==> flow/design.v <==
module rgb2hsv(
        input clock,
        input reset_n,
        input in_valid,
        input [7:0] in_red,
        input [7:0] in_green,
        input [7:0] in_blue,
        input in_visual,
        input in_done,
        output out_valid,
        output [7:0] out_red,
        output [7:0] out_green,
        output [7:0] out_blue,
        output [7:0] out_hue,
        output [7:0] out_saturation,
        output [7:0] out_brightness,
        output out_visual,
        output out_done
    );
    reg valid1;
    reg [7:0] red1;
    reg [7:0] green1;
    reg [7:0] blue1;
    reg visual1;
    reg done1;
    reg [7:0] max_value1;
    reg [1:0] max_index1;
    reg [7:0] min_value1;
    reg [1:0] min_index1;
    always @(posedge clock)
    begin
        if (reset_n) begin
            valid1 <= in_valid;
            red1[7:0] <= in_red[7:0];
            green1[7:0] <= in_green[7:0];
            blue1[7:0] <= in_blue[7:0];
            visual1 <= in_visual;
            done1 <= in_done;
            if (in_red >= in_green) begin
                if (in_red >= in_blue) begin
                    max_value1[7:0] <= in_red[7:0];
                    max_index1[1:0] <= 1;
                end
                else begin
                    max_value1[7:0] <= in_blue[7:0];
                    max_index1[1:0] <= 3;
                end
            end
            else begin
                if (in_blue >= in_green) begin
                    max_value1[7:0] <= in_blue[7:0];
                    max_index1[1:0] <= 3;
                end
                else begin
                    max_value1[7:0] <= in_green[7:0];
                    max_index1[1:0] <= 2;
                end
            end
            if (in_red < in_green) begin
                if (in_red < in_blue) begin
                    min_value1[7:0] <= in_red[7:0];
                    min_index1[1:0] <= 1;
                end
                else begin
                    min_value1[7:0] <= in_blue[7:0];
                    min_index1[1:0] <= 3;
                end
            end
            else begin
                if (in_blue < in_green) begin
                    min_value1[7:0] <= in_blue[7:0];
                    min_index1[1:0] <= 3;
                end
                else begin
                    min_value1[7:0] <= in_green[7:0];
                    min_index1[1:0] <= 2;
                end
            end
        end 
        else begin
            valid1 <= 1'b0;
            red1[7:0] <= 8'b0;
            green1[7:0] <= 8'b0;
            blue1[7:0] <= 8'b0;
            visual1 <= 1'b0;
            done1 <= 1'b0;
            max_value1[7:0] <= 8'd0;
            max_index1[1:0] <= 2'd0; 
            min_value1[7:0] <= 8'd0; 
            min_index1[1:0] <= 2'd0;
        end
    end
    reg valid2;
    reg [7:0] red2;
    reg [7:0] green2;
    reg [7:0] blue2;
    reg visual2;
    reg done2;
    reg [7:0] dif2;
    reg [7:0] max_value2;
    reg [1:0] max_index2;
    reg [7:0] min_value2;
    reg [1:0] min_index2;
    always @(posedge clock)
    begin
        if (reset_n) begin
            valid2 <= valid1;
            red2[7:0] <= red1[7:0];
            green2[7:0] <= green1[7:0];
            blue2[7:0] <= blue1[7:0];
            visual2 <= visual1;
            done2 <= done1;
            dif2[7:0] <= max_value1[7:0] - min_value1[7:0];
            max_value2[7:0] <= max_value1[7:0];
            max_index2[1:0] <= max_index1[1:0];
            min_value2[7:0] <= min_value1[7:0];
            min_index2[1:0] <= min_index1[1:0];
        end 
        else begin
            valid2 <= 1'b0;
            red2[7:0] <= 8'b0;
            green2[7:0] <= 8'b0;
            blue2[7:0] <= 8'b0;
            visual2 <= 1'b0;
            done2 <= 1'b0;
            dif2[7:0] <= 8'd0;
            max_value2[7:0] <= 8'd0;
            max_index2[1:0] <= 2'd0;
            min_value2[7:0] <= 8'd0; 
            min_index2[1:0] <= 2'd0;
        end
    end
    reg valid3;
    reg [7:0] red3;
    reg [7:0] green3;
    reg [7:0] blue3;
    reg visual3;
    reg done3;
    reg [11:0] hue3;
    reg [7:0] dif3;
    reg [7:0] max_value3;
    reg [1:0] max_index3;
    reg [7:0] min_value3;
    reg [1:0] min_index3;
    always @(posedge clock)
    begin
        if (reset_n) begin
            valid3 <= valid2;
            red3[7:0] <= red2[7:0];
            green3[7:0] <= green2[7:0];
            blue3[7:0] <= blue2[7:0];
            visual3 <= visual2;
            done3 <= done2;
            dif3[7:0] <= dif2[7:0];
            max_value3[7:0] <= max_value2[7:0];
            max_index3[1:0] <= max_index2[1:0];
            min_value3[7:0] <= min_value2[7:0];
            min_index3[1:0] <= min_index2[1:0];
            if (dif2 > 0) begin
                if (max_index2 == 1) begin
                    if (green2 < blue2) begin
                        hue3[11:0] <= ((blue2 - green2) << 4);
                    end
                    else begin
                        hue3[11:0] <= ((green2 - blue2) << 4);
                    end
                end
                if (max_index2 == 2) begin
                    if (blue2 < red2) begin
                        hue3[11:0] <= ((red2 - blue2) << 4);
                    end
                    else begin
                        hue3[11:0] <= ((blue2 - red2) << 4);
                    end
                end
                if (max_index2 == 3) begin
                    if (red2 < green2) begin
                        hue3[11:0] <= ((green2 - red2) << 4);
                    end
                    else begin
                        hue3[11:0] <= ((red2 - green2) << 4);
                    end
                end
            end
            else begin
                hue3[11:0] <= 12'd0;             
            end
        end
        else begin
            valid3 <= 1'b0;
            red3[7:0] <= 8'b0;
            green3[7:0] <= 8'b0;
            blue3[7:0] <= 8'b0;
            visual3 <= 1'b0;
            done3 <= 1'b0;
            hue3[11:0] <= 12'd0;
            dif3[7:0] <= 8'd0;
            max_value3[7:0] <= 8'd0;
            max_index3[1:0] <= 2'd0;
            min_value3[7:0] <= 8'd0;
            min_index3[1:0] <= 2'd0;
        end
    end
    reg valid4;
    reg [7:0] red4;
    reg [7:0] green4;
    reg [7:0] blue4;
    reg visual4;
    reg done4;
    reg [11:0] hue4;
    reg [7:0] dif4;
    reg [7:0] max_value4;
    reg [1:0] max_index4;
    always @(posedge clock)
    begin
        if (reset_n) begin
            valid4 <= valid3;
            red4[7:0] <= red3[7:0];
            green4[7:0] <= green3[7:0];
            blue4[7:0] <= blue3[7:0];
            visual4 <= visual3;
            done4 <= done3;          
            dif4[7:0] <= dif3[7:0];
            max_value4[7:0] <= max_value3[7:0];
            max_index4 <= max_index3;
            hue4[11:0] <= (hue3 / dif3);
        end
        else begin
            valid4 <= 1'b0;
            red4[7:0] <= 8'b0;
            green4[7:0] <= 8'b0;
            blue4[7:0] <= 8'b0;
            visual4 <= 1'b0;
            done4 <= 1'b0;
            hue4[11:0] <= 12'd0;
            dif4[7:0] <= 8'd0;
            max_value4 <= 8'd0;
            max_index4[1:0] <= 2'd0;
        end
    end
    reg valid5;
    reg [7:0] red5;
    reg [7:0] green5;
    reg [7:0] blue5;
    reg visual5;
    reg done5;
    reg [11:0] hue5;
    reg [7:0] dif5;
    reg [7:0] max_value5;
    always @(posedge clock)
    begin
        if (reset_n) begin
            valid5 <= valid4;
            red5[7:0] <= red4[7:0];
            green5[7:0] <= green4[7:0];
            blue5[7:0] <= blue4[7:0];
            visual5 <= visual4;
            done5 <= done4;
            dif5[7:0] <= dif4[7:0];
            max_value5[7:0] <= max_value4[7:0];
            if (dif4 > 0) begin
                if (max_index4 == 1) begin
                    if (green4 < blue4) begin
                        hue5[11:0] <= 96 - hue4;
                    end
                    else begin
                        hue5[11:0] <= 0 + hue4;
                    end
                end
                if (max_index4 == 2) begin
                    if (blue4 < red4) begin
                        hue5[11:0] <= 32 - hue4;
                    end
                    else begin
                        hue5[11:0] <= 32 + hue4;
                    end
                end
                if (max_index4 == 3) begin
                    if (red4 < green4) begin
                        hue5[11:0] <= 64 - hue4;
                    end
                    else begin
                        hue5[11:0] <= 64 + hue4;
                    end
                end
            end
            else begin
                hue5[11:0] <= 12'd0;             
            end
        end
        else begin
            valid5 <= 1'b0;
            red5[7:0] <= 8'b0;
            green5[7:0] <= 8'b0;
            blue5[7:0] <= 8'b0;
            visual5 <= 1'b0;
            done5 <= 1'b0;
            dif5[7:0] <= 8'd0;
            max_value5[7:0] <= 8'd0;
            hue5[11:0] <= 12'd0;
        end
    end
    reg valid;
    reg [7:0] red;
    reg [7:0] green;
    reg [7:0] blue;
    reg visual;
    reg done;
    reg [18:0] hue;
    reg [7:0] saturation;
    reg [7:0] max_value;
    always @(posedge clock)
    begin
        if (reset_n) begin
            valid <= valid5;
            red[7:0] <= red5[7:0];
            green[7:0] <= green5[7:0];
            blue[7:0] <= blue5[7:0];
            visual <= visual5;
            done <= done5;
            max_value[7:0] <= max_value5[7:0];
            hue[18:0] <= (85 * hue5);
            if (max_value5 == 0) begin
                saturation[7:0] <= 8'd0;
            end
            else begin
                saturation[7:0] <= 255 * dif5 / max_value5;
            end
        end
        else begin 
            valid <= 1'b0;
            red[7:0] <= 8'b0;
            green[7:0] <= 8'b0;
            blue[7:0] <= 8'b0;
            visual <= 1'b0;
            done <= 1'b0;
            max_value[7:0] <= 8'd0;
            hue[18:0] <= 19'd0;
            saturation [7:0] <= 8'd0;
        end
    end
    assign out_valid = valid;
    assign out_red[7:0] = red[7:0];
    assign out_green[7:0] = green[7:0];  
    assign out_blue[7:0] = blue[7:0];
    assign out_hue[7:0] = hue[12:5];
    assign out_saturation[7:0] = saturation[7:0];
    assign out_brightness[7:0] = max_value[7:0];
    assign out_visual = visual;
    assign out_done = done;
endmodule
Appendix: tool output

## Step by step through the tools: rgb2hsv

Each step is given for the RTL above and for the edited RTL.
"before" refers to lines of the RTL above, "after" to lines of the edited file.
"change" is "after" less "before", of the values as shown; "rel. change" is that difference over "before", in percent.
Operators: Yosys type, input widths -> output width; for muxes data width and select width s.
A cell with - has no value.

- Top module: rgb2hsv
- Clock: clock
- Standard-cell library: sky130hd
- Timing corner: tt_025C_1v80

## Diff

The edit as a unified diff against the file above.
A script made this edit. It changes what the design does and was not meant as an optimisation.

```diff
@@ -268,5 +268,5 @@
                     end
                 end
-                if (max_index4 == 2) begin
+                begin
                     if (blue4 < red4) begin
                         hue5[11:0] <= 32 - hue4;
```

## Word-level counts

Yosys after proc, flatten, opt, wreduce and memory -nomap, before mapping. Memory bits, and registers merged into a memory's read port (data or address), are not among the register bits. Print and check cells are not counted. Equal cells are merged and count once.

Word-level totals:

| element | before | after | change | rel. change (%) |
|---|---|---|---|---|
| flip-flop bits (word level) | 315 | 315 | 0 | 0.00 |
| input port bits | 29 | 29 | 0 | 0.00 |
| output and inout bits | 51 | 51 | 0 | 0.00 |

Cells by class:

| element | before | after | change | rel. change (%) |
|---|---|---|---|---|
| $add $sub $neg | 12 | 11 | -1 | -8.33 |
| multipliers | 2 | 2 | 0 | 0.00 |
| div/mod/pow operators | 2 | 2 | 0 | 0.00 |
| magnitude comparators | 14 | 13 | -1 | -7.14 |
| eq/ne operators | 6 | 4 | -2 | -33.33 |
| mux-type cells | 21 | 18 | -3 | -14.29 |
| bitwise logic cells | 1 | 1 | 0 | 0.00 |
| reduce/logical cells | 6 | 5 | -1 | -16.67 |

Operator list:

| cell | before | after | change | rel. change (%) |
|---|---|---|---|---|
| $mux 12 | 12 | 9 | -3 | -25.00 |
| $lt 8x8->1 | 9 | 8 | -1 | -11.11 |
| $eq 2x2->1 const B | 4 | 3 | -1 | -25.00 |
| $eq 2x1->1 const B | 2 | 1 | -1 | -50.00 |
| $reduce_bool 3->1 | 2 | 1 | -1 | -50.00 |
| $sub 7x12->12 const A | 2 | 1 | -1 | -50.00 |

Operator kinds equal on both sides are left out: 17.

## Logic depth

Yosys ltp: most cells in a row. Word level: on the elaborated netlist, between registers, memories and ports. Mapped: between sequential cells and ports; inverters and the memories' decode and read muxes count.

Depth:

| element | before | after | change | rel. change (%) |
|---|---|---|---|---|
| word-level depth | 5 | 5 | 0 | 0.00 |
| ABC_AREA | 0 | 0 | - | - |
| depth in mapped cells | 428 | 458 | +30 | +7.01 |
| gate-level depth less buffers | 403 | 431 | +28 | +6.95 |

## Mapped cells and area

Yosys stat after the flow's synthesis: flattened, memories mapped to cells. It holds for the ABC_AREA given above (unset counts as 0); a run with the other value may have another netlist.

Mapped netlist:

| element | before | after | change | rel. change (%) |
|---|---|---|---|---|
| mapped cells | 4,675 | 4,614 | -61 | -1.30 |
| chip area (Yosys) (um2) | 36,228.5 | 35,750.5 | -478.0 | -1.32 |
| flip-flops | 306 | 306 | 0 | 0.00 |

Cell types:

| cell type | before | after | change | rel. change (%) |
|---|---|---|---|---|
| sky130_fd_sc_hd__nor3_1 | 272 | 237 | -35 | -12.87 |
| sky130_fd_sc_hd__inv_1 | 267 | 243 | -24 | -8.99 |
| sky130_fd_sc_hd__o21a_1 | 215 | 193 | -22 | -10.23 |
| sky130_fd_sc_hd__a21oi_1 | 239 | 257 | +18 | +7.53 |
| sky130_fd_sc_hd__and2_1 | 198 | 214 | +16 | +8.08 |
| sky130_fd_sc_hd__nand4_1 | 68 | 54 | -14 | -20.59 |
| sky130_fd_sc_hd__nor4_1 | 40 | 26 | -14 | -35.00 |
| sky130_fd_sc_hd__mux2_2 | 74 | 63 | -11 | -14.86 |
| sky130_fd_sc_hd__mux2i_1 | 56 | 67 | +11 | +19.64 |
| sky130_fd_sc_hd__a22oi_1 | 13 | 2 | -11 | -84.62 |
| sky130_fd_sc_hd__nor2_1 | 455 | 445 | -10 | -2.20 |
| sky130_fd_sc_hd__nand2_1 | 324 | 334 | +10 | +3.09 |
| sky130_fd_sc_hd__nand3_1 | 86 | 96 | +10 | +11.63 |
| sky130_fd_sc_hd__xor2_1 | 67 | 77 | +10 | +14.93 |
| sky130_fd_sc_hd__a31oi_1 | 39 | 47 | +8 | +20.51 |
| sky130_fd_sc_hd__a221oi_1 | 18 | 10 | -8 | -44.44 |
| sky130_fd_sc_hd__o2111ai_1 | 17 | 9 | -8 | -47.06 |
| sky130_fd_sc_hd__a2111oi_0 | 3 | 11 | +8 | +266.67 |

Cell types equal on both sides are left out: 20.
The list need not be complete.

## Worst setup path after synthesis

Path of least setup slack by OpenSTA after synthesis, without wires, with an ideal clock, recovery checks aside; 20% of the period is set as input and as output delay. Where synthesis merged equal registers, the netlist keeps one of their names.

Path after synthesis:

| element | before | after | change | rel. change (%) |
|---|---|---|---|---|
| path kind | reg-to-reg | reg-to-reg | - | - |
| start point | reg max_value5[0] | reg max_value5[0] | - | - |
| end point | reg saturation[0] | reg saturation[0] | - | - |
| period (ns) | 80.0 | 80.0 | 0.0 | 0.00 |
| library setup time (ns) | 0.141 | 0.126 | -0.015 | - |
| launch time at the first pin (ns) | 0.000 | 0.000 | 0.000 | - |
| arrival (ns) | 79.021 | 81.227 | +2.206 | +2.79 |
| data required time (ns) | 79.859 | 79.874 | +0.015 | +0.02 |
| path slack (ns) | 0.838 | -1.352 | -2.190 | - |
| path delay (ns) | 79.162 | 81.353 | +2.191 | +2.77 |
| stages on the path | 394 | 423 | +29 | +7.36 |
| synthesis period reached (ns) | 79.162 | 81.352 | +2.190 | +2.77 |

"path delay" is the arrival time less input delay plus setup time.
"stages on the path" counts driving pins, that of a launching flip-flop among them; a cell with two outputs on the path counts twice.
"synthesis period reached" = period - worst setup slack (recovery checks aside). The figure is calculated, with input and output delays left at 20% of the set period.
At most two assigning lines are given for a register; there are more.

On the way, after synthesis, before:
- Cells stage by stage: sky130_fd_sc_hd__dfxtp_1 > sky130_fd_sc_hd__inv_1 > sky130_fd_sc_hd__ha_1 > sky130_fd_sc_hd__o21a_1 > sky130_fd_sc_hd__o21ai_0 > sky130_fd_sc_hd__nor2_1 > sky130_fd_sc_hd__ha_1 > sky130_fd_sc_hd__o211ai_1 > sky130_fd_sc_hd__a211oi_2 > sky130_fd_sc_hd__a21oi_1 > sky130_fd_sc_hd__ha_1 > sky130_fd_sc_hd__or3_1 > sky130_fd_sc_hd__o22ai_1 > sky130_fd_sc_hd__mux2_2 > sky130_fd_sc_hd__ha_1 > sky130_fd_sc_hd__a21o_1 > sky130_fd_sc_hd__o2111ai_1 > sky130_fd_sc_hd__nand2_1 > [358 not listed] > sky130_fd_sc_hd__clkbuf_1 > sky130_fd_sc_hd__nor2_1 > sky130_fd_sc_hd__a21oi_1 > sky130_fd_sc_hd__ha_1 > sky130_fd_sc_hd__a21oi_1 > sky130_fd_sc_hd__nor2b_1 > sky130_fd_sc_hd__o21ai_0 > sky130_fd_sc_hd__nand2b_1 > sky130_fd_sc_hd__a21oi_1 > sky130_fd_sc_hd__nor2b_1 > sky130_fd_sc_hd__o21ai_0 > sky130_fd_sc_hd__nand2b_1 > sky130_fd_sc_hd__a221oi_1 > sky130_fd_sc_hd__o2111ai_1 > sky130_fd_sc_hd__nor2_1 > sky130_fd_sc_hd__o2111ai_1 > sky130_fd_sc_hd__a2111oi_1 > sky130_fd_sc_hd__a41oi_1
- Elaborated cells between the ends (all ways): 3
- Source lines of those cells: 2

RTL lines, path after synthesis, before:

| element | RTL line | RTL |
|---|---|---|
| start: declaration | 249 | `reg [7:0] max_value5;` |
| start: assignment | 260 | `max_value5[7:0] <= max_value4[7:0];` |
| start: assignment | 299 | `max_value5[7:0] <= 8'd0;` |
| end: assignment | 324 | `saturation[7:0] <= 8'd0;` |
| end: assignment | 327 | `saturation[7:0] <= 255 * dif5 / max_value5;` |
| end: declaration | 310 | `reg [7:0] saturation;` |

before: Chain of elaborated cells between the ends: none given.

On the way, after synthesis, after:
- Cells stage by stage: sky130_fd_sc_hd__dfxtp_1 > sky130_fd_sc_hd__inv_1 > sky130_fd_sc_hd__ha_1 > sky130_fd_sc_hd__o211ai_1 > sky130_fd_sc_hd__and2_1 > sky130_fd_sc_hd__nor3_1 > sky130_fd_sc_hd__mux2_2 > sky130_fd_sc_hd__ha_1 > sky130_fd_sc_hd__or3_1 > sky130_fd_sc_hd__o22ai_1 > sky130_fd_sc_hd__o21ai_0 > sky130_fd_sc_hd__o41ai_1 > sky130_fd_sc_hd__ha_1 > sky130_fd_sc_hd__a21o_1 > sky130_fd_sc_hd__o21ai_0 > sky130_fd_sc_hd__nand2b_1 > sky130_fd_sc_hd__xor2_1 > sky130_fd_sc_hd__a31oi_1 > [387 not listed] > sky130_fd_sc_hd__mux2i_1 > sky130_fd_sc_hd__ha_1 > sky130_fd_sc_hd__a21oi_1 > sky130_fd_sc_hd__nor2b_1 > sky130_fd_sc_hd__o21ai_0 > sky130_fd_sc_hd__nand2b_1 > sky130_fd_sc_hd__a21oi_1 > sky130_fd_sc_hd__nor2b_1 > sky130_fd_sc_hd__o21ai_0 > sky130_fd_sc_hd__nand2b_1 > sky130_fd_sc_hd__a221oi_1 > sky130_fd_sc_hd__o2111ai_1 > sky130_fd_sc_hd__o21ba_2 > sky130_fd_sc_hd__and4_1 > sky130_fd_sc_hd__and3_1 > sky130_fd_sc_hd__nand4_1 > sky130_fd_sc_hd__and4b_1 > sky130_fd_sc_hd__a31oi_1
- Elaborated cells between the ends (all ways): 3
- Source lines of those cells: 2

RTL lines, path after synthesis, after:

| element | RTL line | RTL |
|---|---|---|
| start: declaration | 249 | `reg [7:0] max_value5;` |
| start: assignment | 260 | `max_value5[7:0] <= max_value4[7:0];` |
| start: assignment | 299 | `max_value5[7:0] <= 8'd0;` |
| end: assignment | 324 | `saturation[7:0] <= 8'd0;` |
| end: assignment | 327 | `saturation[7:0] <= 255 * dif5 / max_value5;` |
| end: declaration | 310 | `reg [7:0] saturation;` |

after: Chain of elaborated cells between the ends: none given.

## Worst path after layout

From the final timing report of the runs of pair 1: the path of least setup slack in the routed layout; clock arrival at registers is part of the times.

Path after layout:

| element | before | after | change | rel. change (%) |
|---|---|---|---|---|
| path kind | reg-to-reg | reg-to-reg | - | - |
| start point | reg max_value5[4] | reg max_value5[0] | - | - |
| end point | reg saturation[0] | reg saturation[0] | - | - |
| period (ns) | 76.2 | 76.2 | 0.0 | 0.00 |
| library setup time (ns) | 0.15 | 0.13 | -0.02 | - |
| launch time at the first pin (ns) | 0.57 | 0.53 | -0.04 | -7.02 |
| arrival (ns) | 72.22 | 72.49 | +0.27 | +0.37 |
| data required time (ns) | 76.63 | 76.61 | -0.02 | -0.03 |
| path slack (ns) | 4.41 | 4.11 | -0.30 | - |
| stages on the path | 381 | 402 | +21 | +5.51 |

At most two assigning lines are given for a register; there are more.

On the way, after layout, before:
- Cells stage by stage: sky130_fd_sc_hd__dfxtp_1 > sky130_fd_sc_hd__or4_4 > sky130_fd_sc_hd__nor3_4 > sky130_fd_sc_hd__o21ai_2 > sky130_fd_sc_hd__nor2_1 > sky130_fd_sc_hd__ha_1 > sky130_fd_sc_hd__o211ai_1 > sky130_fd_sc_hd__a211oi_2 > sky130_fd_sc_hd__nor2_1 > sky130_fd_sc_hd__a21oi_2 > sky130_fd_sc_hd__ha_2 > sky130_fd_sc_hd__o21a_1 > sky130_fd_sc_hd__o22ai_2 > sky130_fd_sc_hd__mux2_2 > sky130_fd_sc_hd__ha_1 > sky130_fd_sc_hd__a21o_1 > sky130_fd_sc_hd__o21a_1 > sky130_fd_sc_hd__or3_1 > [345 not listed] > sky130_fd_sc_hd__nand3_4 > sky130_fd_sc_hd__nor2_1 > sky130_fd_sc_hd__a21oi_1 > sky130_fd_sc_hd__ha_1 > sky130_fd_sc_hd__a21oi_1 > sky130_fd_sc_hd__nor2b_1 > sky130_fd_sc_hd__o21ai_1 > sky130_fd_sc_hd__nand2b_1 > sky130_fd_sc_hd__a21oi_1 > sky130_fd_sc_hd__nor2b_1 > sky130_fd_sc_hd__o21ai_0 > sky130_fd_sc_hd__nand2b_1 > sky130_fd_sc_hd__a221oi_1 > sky130_fd_sc_hd__o2111ai_1 > sky130_fd_sc_hd__nor2_1 > sky130_fd_sc_hd__o2111ai_1 > sky130_fd_sc_hd__a2111oi_2 > sky130_fd_sc_hd__a41oi_1
- Elaborated cells between the ends (all ways): 3
- Source lines of those cells: 2

RTL lines, path after layout, before:

| element | RTL line | RTL |
|---|---|---|
| start: declaration | 249 | `reg [7:0] max_value5;` |
| start: assignment | 260 | `max_value5[7:0] <= max_value4[7:0];` |
| start: assignment | 299 | `max_value5[7:0] <= 8'd0;` |
| end: assignment | 324 | `saturation[7:0] <= 8'd0;` |
| end: assignment | 327 | `saturation[7:0] <= 255 * dif5 / max_value5;` |
| end: declaration | 310 | `reg [7:0] saturation;` |

before: Chain of elaborated cells between the ends: none given.

On the way, after layout, after:
- Cells stage by stage: sky130_fd_sc_hd__dfxtp_4 > sky130_fd_sc_hd__clkinvlp_4 > sky130_fd_sc_hd__ha_4 > sky130_fd_sc_hd__o211ai_1 > sky130_fd_sc_hd__and2_4 > sky130_fd_sc_hd__nor3_2 > sky130_fd_sc_hd__mux2_4 > sky130_fd_sc_hd__ha_4 > sky130_fd_sc_hd__o21a_1 > sky130_fd_sc_hd__o22ai_4 > sky130_fd_sc_hd__buf_12 > sky130_fd_sc_hd__o41ai_4 > sky130_fd_sc_hd__ha_1 > sky130_fd_sc_hd__a21o_1 > sky130_fd_sc_hd__o21ai_1 > sky130_fd_sc_hd__nand2b_1 > sky130_fd_sc_hd__xor2_1 > sky130_fd_sc_hd__a31oi_2 > [366 not listed] > sky130_fd_sc_hd__nor2_4 > sky130_fd_sc_hd__mux2_1 > sky130_fd_sc_hd__ha_1 > sky130_fd_sc_hd__nor2b_1 > sky130_fd_sc_hd__o21ai_1 > sky130_fd_sc_hd__nand2b_1 > sky130_fd_sc_hd__a21oi_2 > sky130_fd_sc_hd__nor2b_1 > sky130_fd_sc_hd__o21ai_1 > sky130_fd_sc_hd__nand2b_1 > sky130_fd_sc_hd__a221oi_2 > sky130_fd_sc_hd__o2111ai_1 > sky130_fd_sc_hd__o21ba_2 > sky130_fd_sc_hd__and4_1 > sky130_fd_sc_hd__and3_1 > sky130_fd_sc_hd__nand4_1 > sky130_fd_sc_hd__and4b_1 > sky130_fd_sc_hd__a31oi_1
- Elaborated cells between the ends (all ways): 3
- Source lines of those cells: 2

RTL lines, path after layout, after:

| element | RTL line | RTL |
|---|---|---|
| start: declaration | 249 | `reg [7:0] max_value5;` |
| start: assignment | 260 | `max_value5[7:0] <= max_value4[7:0];` |
| start: assignment | 299 | `max_value5[7:0] <= 8'd0;` |
| end: assignment | 324 | `saturation[7:0] <= 8'd0;` |
| end: assignment | 327 | `saturation[7:0] <= 255 * dif5 / max_value5;` |
| end: declaration | 310 | `reg [7:0] saturation;` |

after: Chain of elaborated cells between the ends: none given.

## Flow runs

Both versions went through the flow (Yosys, OpenROAD) with the same settings in each pair. Constraints: input delay and output delay 20% of the set period each, output load 0.01 pF.

Settings, pair 1:
- CORE_UTILIZATION: 40
- period_ns: 76.2
- CAP_MARGIN: 20
- CORE_MARGIN: 2
- SLEW_MARGIN: 20

Final reports, pair 1:

| element | before | after | change | rel. change (%) |
|---|---|---|---|---|
| chip area in the Yosys report (um2) | 36,228.5 | 35,750.5 | -478.0 | -1.32 |
| area of the die (um2) | 92,994.5 | 91,784.8 | -1,209.7 | -1.30 |
| standard-cell area after routing (um2) | 41,762.6 | 42,345.6 | +583.0 | +1.40 |
| utilization in the final report | 0.465 | 0.478 | +0.013 | - |
| worst slack on setup checks (ns) | 4.407 | 4.114 | -0.293 | - |
| post-route setup TNS (ns) | 0.000 | 0.000 | 0.000 | - |
| worst-case hold slack (ns) | 0.404 | 0.422 | +0.018 | - |
| period reached (ns) | 71.793 | 72.086 | +0.293 | +0.41 |

Settings, pair 2:
- ABC_AREA: 0
- CAP_MARGIN: 0
- CELL_PAD_IN_SITES_DETAIL_PLACEMENT: 0
- CORE_UTILIZATION: 18
- HOLD_SLACK_MARGIN: 0.29
- PLACE_DENSITY: 0.77
- SLEW_MARGIN: 35
- TNS_END_PERCENT: 25
- period_ns: 50.6
- CORE_MARGIN: 2

Final reports, pair 2:

| element | before | after | change | rel. change (%) |
|---|---|---|---|---|
| chip area in the Yosys report (um2) | 36,228.5 | 35,750.5 | -478.0 | -1.32 |
| area of the die (um2) | 204,874.0 | 202,194.0 | -2,680.0 | -1.31 |
| standard-cell area after routing (um2) | 52,823.2 | 53,714.0 | +890.8 | +1.69 |
| utilization in the final report | 0.264 | 0.272 | +0.008 | - |
| worst slack on setup checks (ns) | -16.119 | -19.860 | -3.741 | - |
| post-route setup TNS (ns) | -65.105 | -86.725 | -21.620 | - |
| worst-case hold slack (ns) | 0.392 | 0.377 | -0.015 | - |
| period reached (ns) | 66.719 | 70.460 | +3.741 | +5.61 |

"period reached" = clock period - worst setup slack. The figure is calculated, with input and output delays left at 20% of the set period.
